==> flow/design.v <==
module PE_16( 
  input         clock, 
  input  [7:0]  io_in_a, 
  input  [7:0] io_in_b, 
  input  [15:0] io_in_d, 
  output [7:0]  io_out_a,
  output [7:0] io_out_b, 
  output [15:0] io_out_c,
  input         io_in_control_propagate, 
  output        io_out_control_propagate 
);
  wire [7:0] _T_36;    
  wire [7:0] _T_37;    
  wire [15:0] _T_38;   
  wire [15:0] _T_39;   
  wire [15:0] _GEN_20; 
  wire [15:0] _T_40; 
  wire [15:0] _T_41; 
  wire [15:0] _T_78; 
  wire [15:0] _T_79; 
  wire [15:0] _GEN_1; 
  wire [15:0] _GEN_13; 
  wire  _T_99; 
  wire [18:0] _GEN_25; 
  assign _T_36 = io_in_b;  
  assign _T_37 = $signed(_T_36);
  assign _T_38 = $signed(_T_37) * $signed(io_in_a); 
  assign _GEN_20 = _T_38; 
  assign _T_40 = $signed(_GEN_20) + $signed(_T_39); 
  assign _T_41 = $signed(_T_40); 
  assign io_out_a = io_in_a; 											
  assign io_out_b = io_in_b; 											
  assign io_out_control_propagate = io_in_control_propagate;			
double_buffer uutDB(.clock(clock),.io_in_control_propagate(io_in_control_propagate),.io_in_d(io_in_d),.io_in_c(_T_41),.c_fb(_T_39),.c_out(io_out_c)
    );
endmodule
module double_buffer(
input clock,
input io_in_control_propagate, 
input [15:0]io_in_d, 
input [15:0]io_in_c, 
output [15:0] c_fb,  
output [15:0] c_out 
    );
reg [15:0] c1_s; 
reg [15:0] c2_s;
always @(posedge clock) 
begin
 if (io_in_control_propagate)
	  begin
        c1_s <= io_in_d;
      end 
 else 
      begin
        c1_s <= io_in_c;
      end
if (!io_in_control_propagate) 
	  begin
        c2_s <= io_in_d;
      end 
 else 
	  begin
        c2_s <= io_in_c;
	  end
end
assign c_fb =io_in_control_propagate?c2_s:c1_s;
assign c_out=!io_in_control_propagate?c2_s:c1_s;
endmodule
module Tile( 
  input         clock, 
  input  [7:0]  io_in_a_0, 
  input  [7:0] io_in_b_0, 
  input  [15:0] io_in_d_0, 
  input         io_in_control_0_propagate, 
  output [7:0]  io_out_a_0, 
  output [15:0] io_out_c_0, 
  output [7:0] io_out_b_0, 
  output        io_out_control_0_propagate
);
  wire  tile_0_0_clock; 
  wire [7:0] tile_0_0_io_in_a; 
  wire [7:0] tile_0_0_io_in_b;
  wire [15:0] tile_0_0_io_in_d;
  wire [7:0] tile_0_0_io_out_a;
  wire [7:0] tile_0_0_io_out_b; 
  wire [15:0] tile_0_0_io_out_c; 
  wire  tile_0_0_io_in_control_propagate; 
  wire  tile_0_0_io_out_control_propagate;
  PE_16 tile_0_0 ( 
    .clock(tile_0_0_clock),
    .io_in_a(tile_0_0_io_in_a),
    .io_in_b(tile_0_0_io_in_b),
    .io_in_d(tile_0_0_io_in_d),
    .io_out_a(tile_0_0_io_out_a),
    .io_out_b(tile_0_0_io_out_b),
    .io_out_c(tile_0_0_io_out_c),
    .io_in_control_propagate(tile_0_0_io_in_control_propagate),
    .io_out_control_propagate(tile_0_0_io_out_control_propagate)
  );
  assign io_out_a_0 = tile_0_0_io_out_a; 
  assign io_out_c_0 = tile_0_0_io_out_c; 
  assign io_out_b_0 = tile_0_0_io_out_b; 
  assign io_out_control_0_propagate = tile_0_0_io_out_control_propagate;
  assign tile_0_0_clock = clock;
  assign tile_0_0_io_in_a = io_in_a_0; 
  assign tile_0_0_io_in_b = io_in_b_0; 
  assign tile_0_0_io_in_d = io_in_d_0; 
  assign tile_0_0_io_in_control_propagate = io_in_control_0_propagate; 
 endmodule
module Mesh( 
  input         clock, 
  input  [7:0]  io_in_a_0_0, 
  input  [7:0]  io_in_a_1_0, 
  input  [7:0]  io_in_a_2_0, 
  input  [7:0]  io_in_a_3_0, 
  input  [7:0]  io_in_d_0_0, 
  input  [7:0]  io_in_d_1_0, 
  input  [7:0]  io_in_d_2_0, 
  input  [7:0]  io_in_d_3_0, 
  input  [15:0]  io_in_b_0_0, 
  input  [15:0]  io_in_b_1_0, 
  input  [15:0]  io_in_b_2_0, 
  input  [15:0]  io_in_b_3_0, 
  input         io_in_control_0_0_propagate, 
  input         io_in_control_1_0_propagate, 
  input         io_in_control_2_0_propagate, 
  input         io_in_control_3_0_propagate, 
  output reg [15:0] io_out_c_0_0, 
  output reg [15:0] io_out_c_1_0, 
  output reg [15:0] io_out_c_2_0, 
  output reg [15:0] io_out_c_3_0
 );
  wire  mesh_0_0_clock; 		  			
  wire [7:0] mesh_0_0_io_in_a_0;  			
  wire [7:0] mesh_0_0_io_in_b_0; 			
  wire [15:0] mesh_0_0_io_in_d_0; 			
  wire  mesh_0_0_io_in_control_0_propagate; 
  wire [7:0] mesh_0_0_io_out_a_0; 			
  wire [15:0] mesh_0_0_io_out_c_0;			
  wire [7:0] mesh_0_0_io_out_b_0;			
  wire  mesh_0_0_io_out_control_0_propagate;
  wire  mesh_0_1_clock; 
  wire [7:0] mesh_0_1_io_in_a_0; 
  wire [7:0] mesh_0_1_io_in_b_0;
  wire [15:0] mesh_0_1_io_in_d_0;
  wire  mesh_0_1_io_in_control_0_propagate; 
  wire [7:0] mesh_0_1_io_out_a_0; 
  wire [15:0] mesh_0_1_io_out_c_0;
  wire [7:0] mesh_0_1_io_out_b_0;
  wire  mesh_0_1_io_out_control_0_propagate; 
  wire  mesh_0_2_clock; 			
  wire [7:0] mesh_0_2_io_in_a_0; 	
  wire [7:0] mesh_0_2_io_in_b_0; 	
  wire [15:0] mesh_0_2_io_in_d_0; 	
  wire  mesh_0_2_io_in_control_0_propagate; 
  wire [7:0] mesh_0_2_io_out_a_0; 
  wire [15:0] mesh_0_2_io_out_c_0;
  wire [7:0] mesh_0_2_io_out_b_0;
  wire  mesh_0_2_io_out_control_0_propagate; 
  wire  mesh_0_3_clock; 		 
  wire [7:0] mesh_0_3_io_in_a_0; 
  wire [7:0] mesh_0_3_io_in_b_0;
  wire [15:0] mesh_0_3_io_in_d_0;
  wire  mesh_0_3_io_in_control_0_propagate; 
  wire [7:0] mesh_0_3_io_out_a_0; 
  wire [15:0] mesh_0_3_io_out_c_0;
  wire [7:0] mesh_0_3_io_out_b_0;
  wire  mesh_0_3_io_out_control_0_propagate; 
  wire  mesh_1_0_clock;
  wire [7:0] mesh_1_0_io_in_a_0; 
  wire [7:0] mesh_1_0_io_in_b_0;
  wire [15:0] mesh_1_0_io_in_d_0;
  wire  mesh_1_0_io_in_control_0_propagate; 
  wire [7:0] mesh_1_0_io_out_a_0; 
  wire [15:0] mesh_1_0_io_out_c_0;
  wire [7:0] mesh_1_0_io_out_b_0;
  wire  mesh_1_0_io_out_control_0_propagate;
  wire  mesh_1_1_clock; 		 
  wire [7:0] mesh_1_1_io_in_a_0; 
  wire [7:0] mesh_1_1_io_in_b_0;
  wire [15:0] mesh_1_1_io_in_d_0;
  wire  mesh_1_1_io_in_control_0_propagate; 
  wire [7:0] mesh_1_1_io_out_a_0; 			
  wire [15:0] mesh_1_1_io_out_c_0;			
  wire [7:0] mesh_1_1_io_out_b_0;			
  wire  mesh_1_1_io_out_control_0_propagate;
  wire  mesh_1_2_clock; 
  wire [7:0] mesh_1_2_io_in_a_0; 
  wire [7:0] mesh_1_2_io_in_b_0;
  wire [15:0] mesh_1_2_io_in_d_0;
  wire  mesh_1_2_io_in_control_0_propagate; 
  wire [7:0] mesh_1_2_io_out_a_0; 
  wire [15:0] mesh_1_2_io_out_c_0;
  wire [7:0] mesh_1_2_io_out_b_0;
  wire  mesh_1_2_io_out_control_0_propagate;
  wire  mesh_1_3_clock; 		 
  wire [7:0] mesh_1_3_io_in_a_0; 
  wire [7:0] mesh_1_3_io_in_b_0;
  wire [15:0] mesh_1_3_io_in_d_0;
  wire  mesh_1_3_io_in_control_0_propagate; 
  wire [7:0] mesh_1_3_io_out_a_0; 
  wire [15:0] mesh_1_3_io_out_c_0;
  wire [7:0] mesh_1_3_io_out_b_0;
  wire  mesh_1_3_io_out_control_0_propagate;
  wire  mesh_2_0_clock; 
  wire [7:0] mesh_2_0_io_in_a_0; 
  wire [7:0] mesh_2_0_io_in_b_0;
  wire [15:0] mesh_2_0_io_in_d_0;
  wire  mesh_2_0_io_in_control_0_propagate; 
  wire [7:0] mesh_2_0_io_out_a_0; 			
  wire [15:0] mesh_2_0_io_out_c_0;			
  wire [7:0] mesh_2_0_io_out_b_0;			
  wire  mesh_2_0_io_out_control_0_propagate;
  wire  mesh_2_1_clock;						
  wire [7:0] mesh_2_1_io_in_a_0; 			
  wire [7:0] mesh_2_1_io_in_b_0;			
  wire [15:0] mesh_2_1_io_in_d_0;			
  wire  mesh_2_1_io_in_control_0_propagate; 
  wire [7:0] mesh_2_1_io_out_a_0; 			
  wire [15:0] mesh_2_1_io_out_c_0;			
  wire [7:0] mesh_2_1_io_out_b_0;			
  wire  mesh_2_1_io_out_control_0_propagate;
  wire  mesh_2_2_clock; 		 			
  wire [7:0] mesh_2_2_io_in_a_0; 			
  wire [7:0] mesh_2_2_io_in_b_0;			
  wire [15:0] mesh_2_2_io_in_d_0;			
  wire  mesh_2_2_io_in_control_0_propagate; 
  wire [7:0] mesh_2_2_io_out_a_0; 			
  wire [15:0] mesh_2_2_io_out_c_0;			
  wire [7:0] mesh_2_2_io_out_b_0;			
  wire  mesh_2_2_io_out_control_0_propagate;
  wire  mesh_2_3_clock; 		 			
  wire [7:0] mesh_2_3_io_in_a_0; 			
  wire [7:0] mesh_2_3_io_in_b_0;			
  wire [15:0] mesh_2_3_io_in_d_0;			
  wire  mesh_2_3_io_in_control_0_propagate; 
  wire [7:0] mesh_2_3_io_out_a_0; 			
  wire [15:0] mesh_2_3_io_out_c_0;			
  wire [7:0] mesh_2_3_io_out_b_0;			
  wire  mesh_2_3_io_out_control_0_propagate;
  wire  mesh_3_0_clock;			 
  wire [7:0] mesh_3_0_io_in_a_0; 
  wire [7:0] mesh_3_0_io_in_b_0;
  wire [15:0] mesh_3_0_io_in_d_0;
  wire  mesh_3_0_io_in_control_0_propagate; 
  wire [7:0] mesh_3_0_io_out_a_0; 
  wire [15:0] mesh_3_0_io_out_c_0;
  wire [7:0] mesh_3_0_io_out_b_0;
  wire  mesh_3_0_io_out_control_0_propagate;
  wire  mesh_3_1_clock; 		 
  wire [7:0] mesh_3_1_io_in_a_0; 
  wire [7:0] mesh_3_1_io_in_b_0;
  wire [15:0] mesh_3_1_io_in_d_0;
  wire  mesh_3_1_io_in_control_0_propagate; 
  wire [7:0] mesh_3_1_io_out_a_0; 
  wire [15:0] mesh_3_1_io_out_c_0;
  wire [7:0] mesh_3_1_io_out_b_0;
  wire  mesh_3_1_io_out_control_0_propagate;
  wire  mesh_3_2_clock; 
  wire [7:0] mesh_3_2_io_in_a_0; 
  wire [7:0] mesh_3_2_io_in_b_0;
  wire [15:0] mesh_3_2_io_in_d_0;
  wire  mesh_3_2_io_in_control_0_propagate; 
  wire [7:0] mesh_3_2_io_out_a_0; 
  wire [15:0] mesh_3_2_io_out_c_0;
  wire [7:0] mesh_3_2_io_out_b_0;
  wire  mesh_3_2_io_out_control_0_propagate;
  wire  mesh_3_3_clock;
  wire [7:0] mesh_3_3_io_in_a_0; 
  wire [7:0] mesh_3_3_io_in_b_0;
  wire [15:0] mesh_3_3_io_in_d_0;
  wire  mesh_3_3_io_in_control_0_propagate; 
  wire [7:0] mesh_3_3_io_out_a_0; 
  wire [15:0] mesh_3_3_io_out_c_0;
  wire [7:0] mesh_3_3_io_out_b_0;
  wire  mesh_3_3_io_out_control_0_propagate;
  reg [7:0] _T_1_0; 
  reg [7:0] _T_2_0; 
  reg [7:0] _T_3_0; 
  reg [7:0] _T_4_0; 
  reg [7:0] _T_10_0;
  reg [7:0] _T_11_0;
  reg [7:0] _T_12_0; 
  reg [7:0] _T_13_0; 
  reg [7:0] _T_19_0; 
  reg [7:0] _T_20_0; 
  reg [7:0] _T_21_0; 
  reg [7:0] _T_22_0; 
  reg [7:0] _T_28_0;  
  reg [7:0] _T_29_0;  
  reg [7:0] _T_30_0;  
  reg [7:0] _T_31_0;  
  reg [7:0]  _T_74_0;
  reg [7:0]  _T_75_0; 
  reg [7:0]  _T_76_0; 
  reg [7:0]  _T_77_0; 
  reg [7:0]  _T_84_0;
  reg [7:0]  _T_85_0; 
  reg [7:0]  _T_86_0; 
  reg [7:0]  _T_87_0; 
  reg [7:0]  _T_94_0; 
  reg [7:0]  _T_95_0; 
  reg [7:0]  _T_96_0; 
  reg [7:0]  _T_97_0; 
  reg [7:0]  _T_98_0; 
  reg [7:0]  _T_99_0; 
  reg [7:0]  _T_100_0;
  reg [7:0]  _T_101_0; 
  reg [7:0]  _T_104_0; 
  reg [7:0]  _T_105_0; 
  reg [7:0]  _T_106_0; 
  reg [7:0]  _T_107_0; 
  reg [15:0] _T_154_0;
  reg [15:0] _T_155_0; 
  reg [15:0] _T_156_0; 
  reg [15:0] _T_157_0; 
  reg [15:0] _T_164_0; 
  reg [15:0] _T_165_0;
  reg [15:0] _T_166_0;
  reg [15:0] _T_167_0;
  reg [15:0] _T_174_0; 
  reg [15:0] _T_175_0;
  reg [15:0] _T_176_0;
  reg [15:0] _T_177_0;
  reg [15:0] _T_184_0; 
  reg [15:0] _T_185_0;
  reg [15:0] _T_186_0;
  reg [15:0] _T_187_0;
  reg  _T_236; 
  reg  _T_239; 
  reg  _T_242; 
  reg  _T_245; 
  reg  _T_262; 
  reg  _T_265; 
  reg  _T_268; 
  reg  _T_271; 
  reg  _T_288; 
  reg  _T_291; 
  reg  _T_294; 
  reg  _T_297; 
  reg  _T_314; 
  reg  _T_317; 
  reg  _T_320; 
  reg  _T_323; 
  Tile mesh_0_0 ( 
    .clock(mesh_0_0_clock),
    .io_in_a_0(mesh_0_0_io_in_a_0),
    .io_in_b_0(mesh_0_0_io_in_b_0),
    .io_in_d_0(mesh_0_0_io_in_d_0),
    .io_in_control_0_propagate(mesh_0_0_io_in_control_0_propagate),
    .io_out_a_0(mesh_0_0_io_out_a_0),
    .io_out_c_0(mesh_0_0_io_out_c_0),
    .io_out_b_0(mesh_0_0_io_out_b_0),
    .io_out_control_0_propagate(mesh_0_0_io_out_control_0_propagate)
  );
  Tile mesh_0_1 ( 
    .clock(mesh_0_1_clock),
    .io_in_a_0(mesh_0_1_io_in_a_0),
    .io_in_b_0(mesh_0_1_io_in_b_0),
    .io_in_d_0(mesh_0_1_io_in_d_0),
    .io_in_control_0_propagate(mesh_0_1_io_in_control_0_propagate),
    .io_out_a_0(mesh_0_1_io_out_a_0),
    .io_out_c_0(mesh_0_1_io_out_c_0),
    .io_out_b_0(mesh_0_1_io_out_b_0),
    .io_out_control_0_propagate(mesh_0_1_io_out_control_0_propagate)
  );
  Tile mesh_0_2 ( 
    .clock(mesh_0_2_clock),
    .io_in_a_0(mesh_0_2_io_in_a_0),
    .io_in_b_0(mesh_0_2_io_in_b_0),
    .io_in_d_0(mesh_0_2_io_in_d_0),
    .io_in_control_0_propagate(mesh_0_2_io_in_control_0_propagate),
    .io_out_a_0(mesh_0_2_io_out_a_0),
    .io_out_c_0(mesh_0_2_io_out_c_0),
    .io_out_b_0(mesh_0_2_io_out_b_0),
    .io_out_control_0_propagate(mesh_0_2_io_out_control_0_propagate)
  );
  Tile mesh_0_3 (
    .clock(mesh_0_3_clock),
    .io_in_a_0(mesh_0_3_io_in_a_0),
    .io_in_b_0(mesh_0_3_io_in_b_0),
    .io_in_d_0(mesh_0_3_io_in_d_0),
    .io_in_control_0_propagate(mesh_0_3_io_in_control_0_propagate),
    .io_out_a_0(mesh_0_3_io_out_a_0),
    .io_out_c_0(mesh_0_3_io_out_c_0),
    .io_out_b_0(mesh_0_3_io_out_b_0),
    .io_out_control_0_propagate(mesh_0_3_io_out_control_0_propagate)
  );
   Tile mesh_1_0 ( 
    .clock(mesh_1_0_clock),
    .io_in_a_0(mesh_1_0_io_in_a_0),
    .io_in_b_0(mesh_1_0_io_in_b_0),
    .io_in_d_0(mesh_1_0_io_in_d_0),
    .io_in_control_0_propagate(mesh_1_0_io_in_control_0_propagate),
    .io_out_a_0(mesh_1_0_io_out_a_0),
    .io_out_c_0(mesh_1_0_io_out_c_0),
    .io_out_b_0(mesh_1_0_io_out_b_0),
    .io_out_control_0_propagate(mesh_1_0_io_out_control_0_propagate)
  );
  Tile mesh_1_1 ( 
    .clock(mesh_1_1_clock),
    .io_in_a_0(mesh_1_1_io_in_a_0),
    .io_in_b_0(mesh_1_1_io_in_b_0),
    .io_in_d_0(mesh_1_1_io_in_d_0),
    .io_in_control_0_propagate(mesh_1_1_io_in_control_0_propagate),
    .io_out_a_0(mesh_1_1_io_out_a_0),
    .io_out_c_0(mesh_1_1_io_out_c_0),
    .io_out_b_0(mesh_1_1_io_out_b_0),
    .io_out_control_0_propagate(mesh_1_1_io_out_control_0_propagate)
     );
  Tile mesh_1_2 ( 
    .clock(mesh_1_2_clock),
    .io_in_a_0(mesh_1_2_io_in_a_0),
    .io_in_b_0(mesh_1_2_io_in_b_0),
    .io_in_d_0(mesh_1_2_io_in_d_0),
    .io_in_control_0_propagate(mesh_1_2_io_in_control_0_propagate),
    .io_out_a_0(mesh_1_2_io_out_a_0),
    .io_out_c_0(mesh_1_2_io_out_c_0),
    .io_out_b_0(mesh_1_2_io_out_b_0),
    .io_out_control_0_propagate(mesh_1_2_io_out_control_0_propagate)
      );
  Tile mesh_1_3 ( 
    .clock(mesh_1_3_clock),
    .io_in_a_0(mesh_1_3_io_in_a_0),
    .io_in_b_0(mesh_1_3_io_in_b_0),
    .io_in_d_0(mesh_1_3_io_in_d_0),
    .io_in_control_0_propagate(mesh_1_3_io_in_control_0_propagate),
    .io_out_a_0(mesh_1_3_io_out_a_0),
    .io_out_c_0(mesh_1_3_io_out_c_0),
    .io_out_b_0(mesh_1_3_io_out_b_0),
    .io_out_control_0_propagate(mesh_1_3_io_out_control_0_propagate)
      );
   Tile mesh_2_0 ( 
    .clock(mesh_2_0_clock),
    .io_in_a_0(mesh_2_0_io_in_a_0),
    .io_in_b_0(mesh_2_0_io_in_b_0),
    .io_in_d_0(mesh_2_0_io_in_d_0),
    .io_in_control_0_propagate(mesh_2_0_io_in_control_0_propagate),
    .io_out_a_0(mesh_2_0_io_out_a_0),
    .io_out_c_0(mesh_2_0_io_out_c_0),
    .io_out_b_0(mesh_2_0_io_out_b_0),
    .io_out_control_0_propagate(mesh_2_0_io_out_control_0_propagate)
     );
  Tile mesh_2_1 ( 
    .clock(mesh_2_1_clock),
    .io_in_a_0(mesh_2_1_io_in_a_0),
    .io_in_b_0(mesh_2_1_io_in_b_0),
    .io_in_d_0(mesh_2_1_io_in_d_0),
    .io_in_control_0_propagate(mesh_2_1_io_in_control_0_propagate),
    .io_out_a_0(mesh_2_1_io_out_a_0),
    .io_out_c_0(mesh_2_1_io_out_c_0),
    .io_out_b_0(mesh_2_1_io_out_b_0),
    .io_out_control_0_propagate(mesh_2_1_io_out_control_0_propagate)
     );
  Tile mesh_2_2 (
    .clock(mesh_2_2_clock),
    .io_in_a_0(mesh_2_2_io_in_a_0),
    .io_in_b_0(mesh_2_2_io_in_b_0),
    .io_in_d_0(mesh_2_2_io_in_d_0),
    .io_in_control_0_propagate(mesh_2_2_io_in_control_0_propagate),
    .io_out_a_0(mesh_2_2_io_out_a_0),
    .io_out_c_0(mesh_2_2_io_out_c_0),
    .io_out_b_0(mesh_2_2_io_out_b_0),
    .io_out_control_0_propagate(mesh_2_2_io_out_control_0_propagate)
     );
  Tile mesh_2_3 ( 
    .clock(mesh_2_3_clock),
    .io_in_a_0(mesh_2_3_io_in_a_0),
    .io_in_b_0(mesh_2_3_io_in_b_0),
    .io_in_d_0(mesh_2_3_io_in_d_0),
    .io_in_control_0_propagate(mesh_2_3_io_in_control_0_propagate),
    .io_out_a_0(mesh_2_3_io_out_a_0),
    .io_out_c_0(mesh_2_3_io_out_c_0),
    .io_out_b_0(mesh_2_3_io_out_b_0),
    .io_out_control_0_propagate(mesh_2_3_io_out_control_0_propagate)
     );
    Tile mesh_3_0 ( 
    .clock(mesh_3_0_clock),
    .io_in_a_0(mesh_3_0_io_in_a_0),
    .io_in_b_0(mesh_3_0_io_in_b_0),
    .io_in_d_0(mesh_3_0_io_in_d_0),
    .io_in_control_0_propagate(mesh_3_0_io_in_control_0_propagate),
    .io_out_a_0(mesh_3_0_io_out_a_0),
    .io_out_c_0(mesh_3_0_io_out_c_0),
    .io_out_b_0(mesh_3_0_io_out_b_0),
    .io_out_control_0_propagate(mesh_3_0_io_out_control_0_propagate)
  );
  Tile mesh_3_1 ( 
    .clock(mesh_3_1_clock),
    .io_in_a_0(mesh_3_1_io_in_a_0),
    .io_in_b_0(mesh_3_1_io_in_b_0),
    .io_in_d_0(mesh_3_1_io_in_d_0),
    .io_in_control_0_propagate(mesh_3_1_io_in_control_0_propagate),
    .io_out_a_0(mesh_3_1_io_out_a_0),
    .io_out_c_0(mesh_3_1_io_out_c_0),
    .io_out_b_0(mesh_3_1_io_out_b_0),
    .io_out_control_0_propagate(mesh_3_1_io_out_control_0_propagate)
  );
  Tile mesh_3_2 ( 
    .clock(mesh_3_2_clock),
    .io_in_a_0(mesh_3_2_io_in_a_0),
    .io_in_b_0(mesh_3_2_io_in_b_0),
    .io_in_d_0(mesh_3_2_io_in_d_0),
    .io_in_control_0_propagate(mesh_3_2_io_in_control_0_propagate),
    .io_out_a_0(mesh_3_2_io_out_a_0),
    .io_out_c_0(mesh_3_2_io_out_c_0),
    .io_out_b_0(mesh_3_2_io_out_b_0),
    .io_out_control_0_propagate(mesh_3_2_io_out_control_0_propagate)
  );
  Tile mesh_3_3 ( 
    .clock(mesh_3_3_clock),
    .io_in_a_0(mesh_3_3_io_in_a_0),
    .io_in_b_0(mesh_3_3_io_in_b_0),
    .io_in_d_0(mesh_3_3_io_in_d_0),
    .io_in_control_0_propagate(mesh_3_3_io_in_control_0_propagate),
    .io_out_a_0(mesh_3_3_io_out_a_0),
    .io_out_c_0(mesh_3_3_io_out_c_0),
    .io_out_b_0(mesh_3_3_io_out_b_0),
    .io_out_control_0_propagate(mesh_3_3_io_out_control_0_propagate)
   );
always @(posedge clock) begin
  io_out_c_0_0 <= mesh_3_0_io_out_c_0; 
  io_out_c_1_0 <= mesh_3_1_io_out_c_0; 
  io_out_c_2_0 <= mesh_3_2_io_out_c_0; 
  io_out_c_3_0 <= mesh_3_3_io_out_c_0; 
end
  assign mesh_0_0_clock = clock; 	  
  assign mesh_0_0_io_in_a_0 = _T_1_0; 
  assign mesh_0_0_io_in_b_0 = _T_74_0;
  assign mesh_0_0_io_in_d_0 = _T_154_0; 
  assign mesh_0_0_io_in_control_0_propagate = _T_236; 
  assign mesh_0_1_clock = clock; 		
  assign mesh_0_1_io_in_a_0 = _T_2_0; 	
  assign mesh_0_1_io_in_b_0 = _T_84_0; 
  assign mesh_0_1_io_in_d_0 = _T_164_0;
  assign mesh_0_1_io_in_control_0_propagate = _T_262; 
  assign mesh_0_2_clock = clock; 		
  assign mesh_0_2_io_in_a_0 = _T_3_0; 	
  assign mesh_0_2_io_in_b_0 = _T_94_0; 
  assign mesh_0_2_io_in_d_0 = _T_174_0;
  assign mesh_0_2_io_in_control_0_propagate = _T_288; 
  assign mesh_0_3_clock = clock; 		
  assign mesh_0_3_io_in_a_0 = _T_4_0; 	
  assign mesh_0_3_io_in_b_0 = _T_104_0;
  assign mesh_0_3_io_in_d_0 = _T_184_0;
  assign mesh_0_3_io_in_control_0_propagate = _T_314; 
  assign mesh_1_0_clock = clock; 		
  assign mesh_1_0_io_in_a_0 = _T_10_0; 	
  assign mesh_1_0_io_in_b_0 = _T_75_0; 	
  assign mesh_1_0_io_in_d_0 = _T_155_0; 
  assign mesh_1_0_io_in_control_0_propagate = _T_239; 
  assign mesh_1_1_clock = clock; 		
  assign mesh_1_1_io_in_a_0 = _T_11_0; 
  assign mesh_1_1_io_in_b_0 = _T_85_0; 
  assign mesh_1_1_io_in_d_0 = _T_165_0;
  assign mesh_1_1_io_in_control_0_propagate = _T_265; 
  assign mesh_1_2_clock = clock; 		
  assign mesh_1_2_io_in_a_0 = _T_12_0; 
  assign mesh_1_2_io_in_b_0 = _T_95_0; 
  assign mesh_1_2_io_in_d_0 = _T_175_0;
  assign mesh_1_2_io_in_control_0_propagate = _T_291; 
  assign mesh_1_3_clock = clock; 		
  assign mesh_1_3_io_in_a_0 = _T_13_0; 
  assign mesh_1_3_io_in_b_0 = _T_105_0;
  assign mesh_1_3_io_in_d_0 = _T_185_0;
  assign mesh_1_3_io_in_control_0_propagate = _T_317; 
  assign mesh_2_0_clock = clock; 		
  assign mesh_2_0_io_in_a_0 = _T_19_0; 
  assign mesh_2_0_io_in_b_0 = _T_76_0; 
  assign mesh_2_0_io_in_d_0 = _T_156_0;
  assign mesh_2_0_io_in_control_0_propagate = _T_242; 
  assign mesh_2_1_clock = clock; 		
  assign mesh_2_1_io_in_a_0 = _T_20_0; 
  assign mesh_2_1_io_in_b_0 = _T_86_0; 
  assign mesh_2_1_io_in_d_0 = _T_166_0;
  assign mesh_2_1_io_in_control_0_propagate = _T_268; 
  assign mesh_2_2_clock = clock; 		
  assign mesh_2_2_io_in_a_0 = _T_21_0; 
  assign mesh_2_2_io_in_b_0 = _T_96_0; 
  assign mesh_2_2_io_in_d_0 = _T_176_0;
  assign mesh_2_2_io_in_control_0_propagate = _T_294; 
  assign mesh_2_3_clock = clock; 		
  assign mesh_2_3_io_in_a_0 = _T_22_0; 
  assign mesh_2_3_io_in_b_0 = _T_106_0;
  assign mesh_2_3_io_in_d_0 = _T_186_0;
  assign mesh_2_3_io_in_control_0_propagate = _T_320; 
  assign mesh_3_0_clock = clock; 		
  assign mesh_3_0_io_in_a_0 = _T_28_0; 
  assign mesh_3_0_io_in_b_0 = _T_77_0; 
  assign mesh_3_0_io_in_d_0 = _T_157_0;
  assign mesh_3_0_io_in_control_0_propagate = _T_245; 
  assign mesh_3_1_clock = clock; 		
  assign mesh_3_1_io_in_a_0 = _T_29_0; 
  assign mesh_3_1_io_in_b_0 = _T_87_0; 
  assign mesh_3_1_io_in_d_0 = _T_167_0;
  assign mesh_3_1_io_in_control_0_propagate = _T_271; 
  assign mesh_3_2_clock = clock; 		
  assign mesh_3_2_io_in_a_0 = _T_30_0; 
  assign mesh_3_2_io_in_b_0 = _T_97_0; 
  assign mesh_3_2_io_in_d_0 = _T_177_0;
  assign mesh_3_2_io_in_control_0_propagate = _T_297; 
  assign mesh_3_3_clock = clock; 		
  assign mesh_3_3_io_in_a_0 = _T_31_0; 
  assign mesh_3_3_io_in_b_0 = _T_107_0;
  assign mesh_3_3_io_in_d_0 = _T_187_0;
  assign mesh_3_3_io_in_control_0_propagate = _T_323; 
  always @(posedge clock) begin
    _T_1_0 <= io_in_a_0_0;
    _T_2_0 <= mesh_0_0_io_out_a_0;
    _T_3_0 <= mesh_0_1_io_out_a_0;
    _T_4_0 <= mesh_0_2_io_out_a_0;
    _T_10_0 <= io_in_a_1_0;
    _T_11_0 <= mesh_1_0_io_out_a_0;
    _T_12_0 <= mesh_1_1_io_out_a_0;
    _T_13_0 <= mesh_1_2_io_out_a_0;
    _T_19_0 <= io_in_a_2_0;
    _T_20_0 <= mesh_2_0_io_out_a_0;
    _T_21_0 <= mesh_2_1_io_out_a_0;
    _T_22_0 <= mesh_2_2_io_out_a_0;
    _T_28_0 <= io_in_a_3_0;;
    _T_29_0 <= mesh_3_0_io_out_a_0;
    _T_30_0 <= mesh_3_1_io_out_a_0;
    _T_31_0 <= mesh_3_2_io_out_a_0;
    _T_74_0 <= io_in_d_0_0;
    _T_75_0 <= mesh_0_0_io_out_b_0;
    _T_76_0 <= mesh_1_0_io_out_b_0;
    _T_77_0 <= mesh_2_0_io_out_b_0;
    _T_84_0 <= io_in_d_1_0;
    _T_85_0 <= mesh_0_1_io_out_b_0;
    _T_86_0 <= mesh_1_1_io_out_b_0;
    _T_87_0 <= mesh_2_1_io_out_b_0;
    _T_94_0 <=  io_in_d_2_0;
    _T_95_0 <= mesh_0_2_io_out_b_0;
    _T_96_0 <= mesh_1_2_io_out_b_0;
    _T_97_0 <= mesh_2_2_io_out_b_0;
    _T_104_0 <= io_in_d_3_0;
    _T_105_0 <= mesh_0_3_io_out_b_0;
    _T_106_0 <= mesh_1_3_io_out_b_0;
    _T_107_0 <= mesh_2_3_io_out_b_0;
    _T_154_0 <= io_in_b_0_0;
    _T_155_0 <= mesh_0_0_io_out_c_0;
    _T_156_0 <= mesh_1_0_io_out_c_0;
    _T_157_0 <= mesh_2_0_io_out_c_0;
    _T_164_0 <= io_in_b_1_0;
    _T_165_0 <= mesh_0_1_io_out_c_0;
    _T_166_0 <= mesh_1_1_io_out_c_0;
    _T_167_0 <= mesh_2_1_io_out_c_0;
    _T_174_0 <= io_in_b_2_0;
    _T_175_0 <= mesh_0_2_io_out_c_0;
    _T_176_0 <= mesh_1_2_io_out_c_0;
    _T_177_0 <= mesh_2_2_io_out_c_0;
    _T_184_0 <= io_in_b_3_0;
    _T_185_0 <= mesh_0_3_io_out_c_0;
    _T_186_0 <= mesh_1_3_io_out_c_0;
    _T_187_0 <= mesh_2_3_io_out_c_0;
    _T_236 <= io_in_control_0_0_propagate;
    _T_239 <= mesh_0_0_io_out_control_0_propagate;
    _T_242 <= mesh_1_0_io_out_control_0_propagate;
    _T_245 <= mesh_2_0_io_out_control_0_propagate;
	_T_262 <=io_in_control_1_0_propagate;
    _T_265 <= mesh_0_1_io_out_control_0_propagate;
    _T_268 <= mesh_1_1_io_out_control_0_propagate;
    _T_271 <= mesh_2_1_io_out_control_0_propagate;
    _T_288 <=  io_in_control_2_0_propagate;
    _T_291 <= mesh_0_2_io_out_control_0_propagate;
    _T_294 <= mesh_1_2_io_out_control_0_propagate;
    _T_297 <= mesh_2_2_io_out_control_0_propagate;
    _T_314 <= io_in_control_3_0_propagate;
    _T_317 <= mesh_0_3_io_out_control_0_propagate;
    _T_320 <= mesh_1_3_io_out_control_0_propagate;
    _T_323 <= mesh_2_3_io_out_control_0_propagate;
  end
endmodule
### Reports on Mesh

Module Mesh before and after one edit of its RTL, step after step.
Lines under "unedited" count in the file above, lines under "edited" in the edited file.
"difference": "edited" minus "unedited" as printed here.
Operators: Yosys type, input widths -> output width; for muxes data width and select width s.
Library cell names are shortened.
A cell with n/a has no value.

* top module: Mesh
* clock port: clock
* standard-cell library: sky130hd
* corner: tt_025C_1v80

### Diff

Unified diff, file above to edited file.
The edit is scripted: it alters the design's behaviour and was not made to optimise anything.

```diff
@@ -64,5 +64,5 @@
 	  end
 end
-assign c_fb =io_in_control_propagate?c2_s:c1_s;
+assign c_fb =c1_s;
 assign c_out=!io_in_control_propagate?c2_s:c1_s;
 endmodule
```

### After elaboration

Counts by Yosys on the flattened word-level netlist (proc, flatten, opt, wreduce; memories kept). Register bits leave out memories and registers merged into their read ports (data or address); mux counts leave out enables and synchronous resets folded into registers. Print and check cells are left out. Cells with the same type and inputs are merged into one.

Bit counts
* memory bits (read-only): unedited 0, edited 0, difference 0
* bits of input ports: unedited 133, edited 133, difference 0
* output and inout bits: unedited 64, edited 64, difference 0
* memory bits (writable): unedited 0, edited 0, difference 0
* elaborated cells: unedited 196, edited 180, difference -16
* register bits after elaboration: unedited 1104, edited 1104, difference 0
* latch bits: unedited 0, edited 0, difference 0
* memories kept: unedited 0, edited 0, difference 0
* word width x clocked read ports: unedited 0, edited 0, difference 0

Cells by class
* equal/unequal tests: unedited 0, edited 0, difference 0
* multipliers: unedited 16, edited 16, difference 0
* div/mod/pow operators: unedited 0, edited 0, difference 0
* order comparisons: unedited 0, edited 0, difference 0
* shift-type cells: unedited 0, edited 0, difference 0
* muxes and demuxes: unedited 64, edited 48, difference -16
* add/subtract/negate cells: unedited 16, edited 16, difference 0
* reductions and logical operators: unedited 0, edited 0, difference 0
* bitwise gates (word level): unedited 0, edited 0, difference 0

Operator list
* $mux 16: unedited 64, edited 48, difference -16
* $add 16x16->16: unedited 16, edited 16, difference 0
* $mul 8x8->16: unedited 16, edited 16, difference 0

### Depth

Yosys ltp: most cells in a row. Word level: on the elaborated netlist, between registers, memories and ports. Mapped: between sequential cells and ports; inverters and the memories' decode and read muxes count.

Depth
* depth after elaboration: unedited 3, edited 3, difference 0
* ABC_AREA: unedited 0, edited 0
* depth in mapped cells: unedited 20, edited 18, difference -2
* depth with buffers taken out: unedited 17, edited 18, difference +1

### Mapped cells and area

The flow's flattened synthesis, as Yosys stat reports it; memories are mapped. The netlist is that of the ABC_AREA named above (0 if unset); the other value can give another one.

Synthesis totals
* buffers: unedited 146, edited 142, difference -4
* standard cells after synthesis: unedited 7270, edited 7173, difference -97
* area of sequential cells (µm²): unedited 22101.2, edited 22101.2, difference 0.0
* mapped flip-flops: unedited 1104, edited 1104, difference 0
* mapped area (µm²): unedited 79881.6, edited 78183.7, difference -1697.9

Cells by type
* mux2i_1: unedited 224, edited 12, difference -212
* xor2_1: unedited 100, edited 34, difference -66
* xnor2_1: unedited 204, edited 260, difference +56
* nor2_1: unedited 198, edited 253, difference +55
* nand3_1: unedited 0, edited 55, difference +55
* nand2_1: unedited 591, edited 539, difference -52
* o21ai_0: unedited 110, edited 63, difference -47
* a21oi_1: unedited 181, edited 139, difference -42
* o21ai_1: unedited 0, edited 29, difference +29
* inv_1: unedited 1151, edited 1178, difference +27
* nor3_1: unedited 16, edited 39, difference +23
* nor2b_1: unedited 0, edited 20, difference +20
* a211oi_1: unedited 32, edited 13, difference -19
* mux2_2: unedited 621, edited 604, difference -17
* o21ba_4: unedited 16, edited 0, difference -16
* and4b_1: unedited 16, edited 1, difference -15
* a31oi_1: unedited 0, edited 15, difference +15
* and4_1: unedited 15, edited 1, difference -14

Not every row of either side is listed.
By module: a second synthesis without flattening, with its own total; a netlist apart from the flattened one above.

Unflattened totals
* cell total of the unflattened synthesis: unedited 7360, edited 7056, difference -304
* area (unflattened synthesis) (µm²): unedited 87984.4, edited 80937.6, difference -7046.8

Rows give one instance, submodules left out.

By module, unedited
* PE_16: area 3040.4 µm², sequential area 0.0 µm², cells 320, instances 16
* double_buffer: area 1717.9 µm², sequential area 640.6 µm², cells 103, instances 16
* Mesh: area 11851.4 µm², sequential area 11851.4 µm², cells 592, instances 1
* Tile: area 0.0 µm², sequential area 0.0 µm², cells 0, instances 16

By module, edited
* PE_16: area 3017.9 µm², sequential area 0.0 µm², cells 319, instances 16
* double_buffer: area 1300.0 µm², sequential area 640.6 µm², cells 85, instances 16
* Mesh: area 11851.4 µm², sequential area 11851.4 µm², cells 592, instances 1
* Tile: area 0.0 µm², sequential area 0.0 µm², cells 0, instances 16

### Path before layout

Source: OpenSTA report_checks on the synthesized netlist (no wires, ideal clock, input and output delay 20% of the period each), path of least setup slack; recovery checks are left aside. Register names are those of the netlist, which keeps one name where synthesis merged equal registers.

Timing path after synthesis
* path kind: unedited reg-to-reg, edited reg-to-reg
* start: unedited reg _T_239, edited reg _T_105_0[7]
* end: unedited reg mesh_1_0.tile_0_0.uutDB.c2_s[14], edited reg mesh_1_3.tile_0_0.uutDB.c1_s[13]
* path delay (ns): unedited 5.318, edited 4.997, difference -0.321
* required time (ns): unedited 5.080, edited 5.079, difference -0.001
* launch time at the first pin (ns): unedited 0.000, edited 0.000, difference 0.000
* buffers on the path: unedited 3, edited 0, difference -3
* stages: unedited 21, edited 16, difference -5
* setup slack (ns): unedited -0.118, edited 0.203, difference +0.321
* data arrival time (ns): unedited 5.198, edited 4.876, difference -0.322
* clock period (ns): unedited 5.2, edited 5.2, difference 0.0
* library setup time (ns): unedited 0.120, edited 0.121, difference +0.001
* synthesis period reached (ns): unedited 5.318, edited 4.997, difference -0.321

"path delay" is the arrival time less input delay plus setup time.
"stages" counts driving pins, that of a launching flip-flop among them; a cell with two outputs on the path counts twice.
"synthesis period reached" = period - worst setup slack (recovery checks aside). The figure is calculated, with input and output delays left at 20% of the set period.
Between the ends stands the longest chain of elaborated cells between them, by number of cells; it is not shown to be the way that was timed. Of several equally long chains one is given.
Each line given opens the expression or statement behind the cell; cells for indexed reads and writes are added by Yosys, which also makes memories of some case tables.

On the way, after synthesis, unedited:
* cells stage by stage: dfxtp_1 > clkbuf_1 > clkbuf_1 > buf_2 > mux2i_1 > fa_1 > inv_1 > fa_1 > ha_1 > inv_1 > fa_1 > inv_1 > ha_1 > ha_1 > fa_1 > a21o_1 > a21oi_2 > o21ba_4 > o211ai_2 > and4b_1 > a211o_1
* cells in the longest elaborated chain: 3
* elaborated cells between the ends (all ways): 3
* RTL lines with such cells: 3
* classes of those cells: 1 x add/sub; 2 x mux

RTL lines, path after synthesis, unedited
* from (decl): line 330 `reg  _T_239;`
* from (assign): line 657 `_T_239 <= mesh_0_0_io_out_control_0_propagate;`
* $mux 16: line 66 `assign c_fb =io_in_control_propagate?c2_s:c1_s;`
* $add 16x16->16: line 29 `assign _T_40 = $signed(_GEN_20) + $signed(_T_39);`
* $mux 16: line 57 `if (!io_in_control_propagate)`
* to (assign): line 59 `c2_s <= io_in_d;`
* to (assign): line 63 `c2_s <= io_in_c;`
* to (decl): line 46 `reg [15:0] c2_s;`

On the way, after synthesis, edited:
* cells stage by stage: dfxtp_1 > and2_1 > inv_1 > fa_1 > inv_1 > fa_1 > fa_1 > fa_1 > fa_1 > ha_1 > a21o_1 > a21oi_2 > a211oi_1 > or3_1 > xor2_1 > mux2_2
* cells in the longest elaborated chain: 3
* elaborated cells between the ends (all ways): 3
* RTL lines with such cells: 3
* classes of those cells: 1 x add/sub; 1 x mul; 1 x mux

RTL lines, path after synthesis, edited
* from (decl): line 310 `reg [7:0]  _T_105_0;`
* from (assign): line 637 `_T_105_0 <= mesh_0_3_io_out_b_0;`
* $mul 8x8->16: line 27 `assign _T_38 = $signed(_T_37) * $signed(io_in_a);`
* $add 16x16->16: line 29 `assign _T_40 = $signed(_GEN_20) + $signed(_T_39);`
* $mux 16: line 49 `if (io_in_control_propagate)`
* to (assign): line 51 `c1_s <= io_in_d;`
* to (assign): line 55 `c1_s <= io_in_c;`
* to (decl): line 45 `reg [15:0] c1_s;`

### Path in the finished layout

Path of least setup slack in the final report of the runs of set A (OpenROAD, finished layout, wires in). Where an end is a register, its clock arrival counts in the times.

Timing path post-layout
* path kind: unedited reg-to-reg, edited reg-to-reg
* start: unedited reg _T_245, edited reg _T_94_0[2]
* end: unedited reg mesh_3_0.tile_0_0.uutDB.c2_s[14], edited reg mesh_0_2.tile_0_0.uutDB.c1_s[13]
* library setup time (ns): unedited 0.11, edited 0.11, difference 0.00
* clock period (ns): unedited 5.07, edited 5.07, difference 0.00
* buffers on the path: unedited 1, edited 1, difference 0
* launch time at the first pin (ns): unedited 0.79, edited 0.79, difference 0.00
* data arrival time (ns): unedited 5.58, edited 5.55, difference -0.03
* stages: unedited 15, edited 15, difference 0
* required time (ns): unedited 5.75, edited 5.72, difference -0.03
* setup slack (ns): unedited 0.17, edited 0.17, difference 0.00

Between the ends stands the longest chain of elaborated cells between them, by number of cells; it is not shown to be the way that was timed. Of several equally long chains one is given.

On the way, post-layout, unedited:
* cells stage by stage: dfxtp_2 > buf_12 > mux2i_1 > fa_1 > inv_1 > fa_1 > fa_1 > fa_1 > ha_1 > ha_1 > or3_4 > o21ba_4 > o211ai_2 > and4b_1 > a211o_1
* cells in the longest elaborated chain: 3
* elaborated cells between the ends (all ways): 3
* RTL lines with such cells: 3
* classes of those cells: 1 x add/sub; 2 x mux

RTL lines, path post-layout, unedited
* from (decl): line 332 `reg  _T_245;`
* from (assign): line 659 `_T_245 <= mesh_2_0_io_out_control_0_propagate;`
* $mux 16: line 66 `assign c_fb =io_in_control_propagate?c2_s:c1_s;`
* $add 16x16->16: line 29 `assign _T_40 = $signed(_GEN_20) + $signed(_T_39);`
* $mux 16: line 57 `if (!io_in_control_propagate)`
* to (assign): line 59 `c2_s <= io_in_d;`
* to (assign): line 63 `c2_s <= io_in_c;`
* to (decl): line 46 `reg [15:0] c2_s;`

On the way, post-layout, edited:
* cells stage by stage: dfxtp_1 > buf_4 > and2_1 > fa_1 > fa_1 > fa_1 > fa_1 > fa_1 > ha_2 > a21oi_2 > o22ai_1 > o41ai_4 > o21ai_1 > xor2_1 > mux2_2
* cells in the longest elaborated chain: 3
* elaborated cells between the ends (all ways): 3
* RTL lines with such cells: 3
* classes of those cells: 1 x add/sub; 1 x mul; 1 x mux

RTL lines, path post-layout, edited
* from (decl): line 301 `reg [7:0]  _T_94_0;`
* from (assign): line 632 `_T_94_0 <=  io_in_d_2_0;`
* $mul 8x8->16: line 27 `assign _T_38 = $signed(_T_37) * $signed(io_in_a);`
* $add 16x16->16: line 29 `assign _T_40 = $signed(_GEN_20) + $signed(_T_39);`
* $mux 16: line 49 `if (io_in_control_propagate)`
* to (assign): line 51 `c1_s <= io_in_d;`
* to (assign): line 55 `c1_s <= io_in_c;`
* to (decl): line 45 `reg [15:0] c1_s;`

### Flow runs

Runs of the flow (Yosys, OpenROAD) on both versions; the two runs of a pair have the same settings. The constraints put input and output delay at 20% of the set period each and load the outputs with 0.01 pF.

Flow settings, set A:
* CORE_UTILIZATION: 40
* PLACE_DENSITY: 0.6
* period_ns: 5.07
* CAP_MARGIN: 20
* CORE_MARGIN: 2
* SLEW_MARGIN: 20

Final reports, set A
* std-cell area (final layout) (µm²): unedited 90937.2, edited 88987.8, difference -1949.4
* Yosys chip area after synthesis (µm²): unedited 79881.6, edited 78183.7, difference -1697.9
* worst setup slack after layout (ns): unedited 0.171, edited 0.171, difference 0.000
* die size (µm²): unedited 203293.0, edited 199010.0, difference -4283.0
* achieved clock period (ns): unedited 4.899, edited 4.899, difference 0.000

Flow settings, set B:
* ABC_AREA: 1
* CELL_PAD_IN_SITES_DETAIL_PLACEMENT: 0
* CORE_UTILIZATION: 57
* CTS_CLUSTER_SIZE: 41
* GPL_TIMING_DRIVEN: 1
* MIN_ROUTING_LAYER: met1
* PLACE_DENSITY: 0.53
* TNS_END_PERCENT: 25
* period_ns: 3.14
* CAP_MARGIN: 20
* CORE_MARGIN: 2
* SLEW_MARGIN: 20

Final reports, set B
* std-cell area (final layout) (µm²): unedited 113008.0, edited 101715.0, difference -11293.0
* Yosys chip area after synthesis (µm²): unedited 83571.4, edited 80722.4, difference -2849.0
* worst setup slack after layout (ns): unedited -1.353, edited -1.321, difference +0.032
* die size (µm²): unedited 149695.0, edited 144643.0, difference -5052.0
* achieved clock period (ns): unedited 4.493, edited 4.461, difference -0.032

"achieved clock period" is the run's clock period less its worst setup slack. It is reckoned from that one timing run; input and output delays stay at 20% of the period that was set.
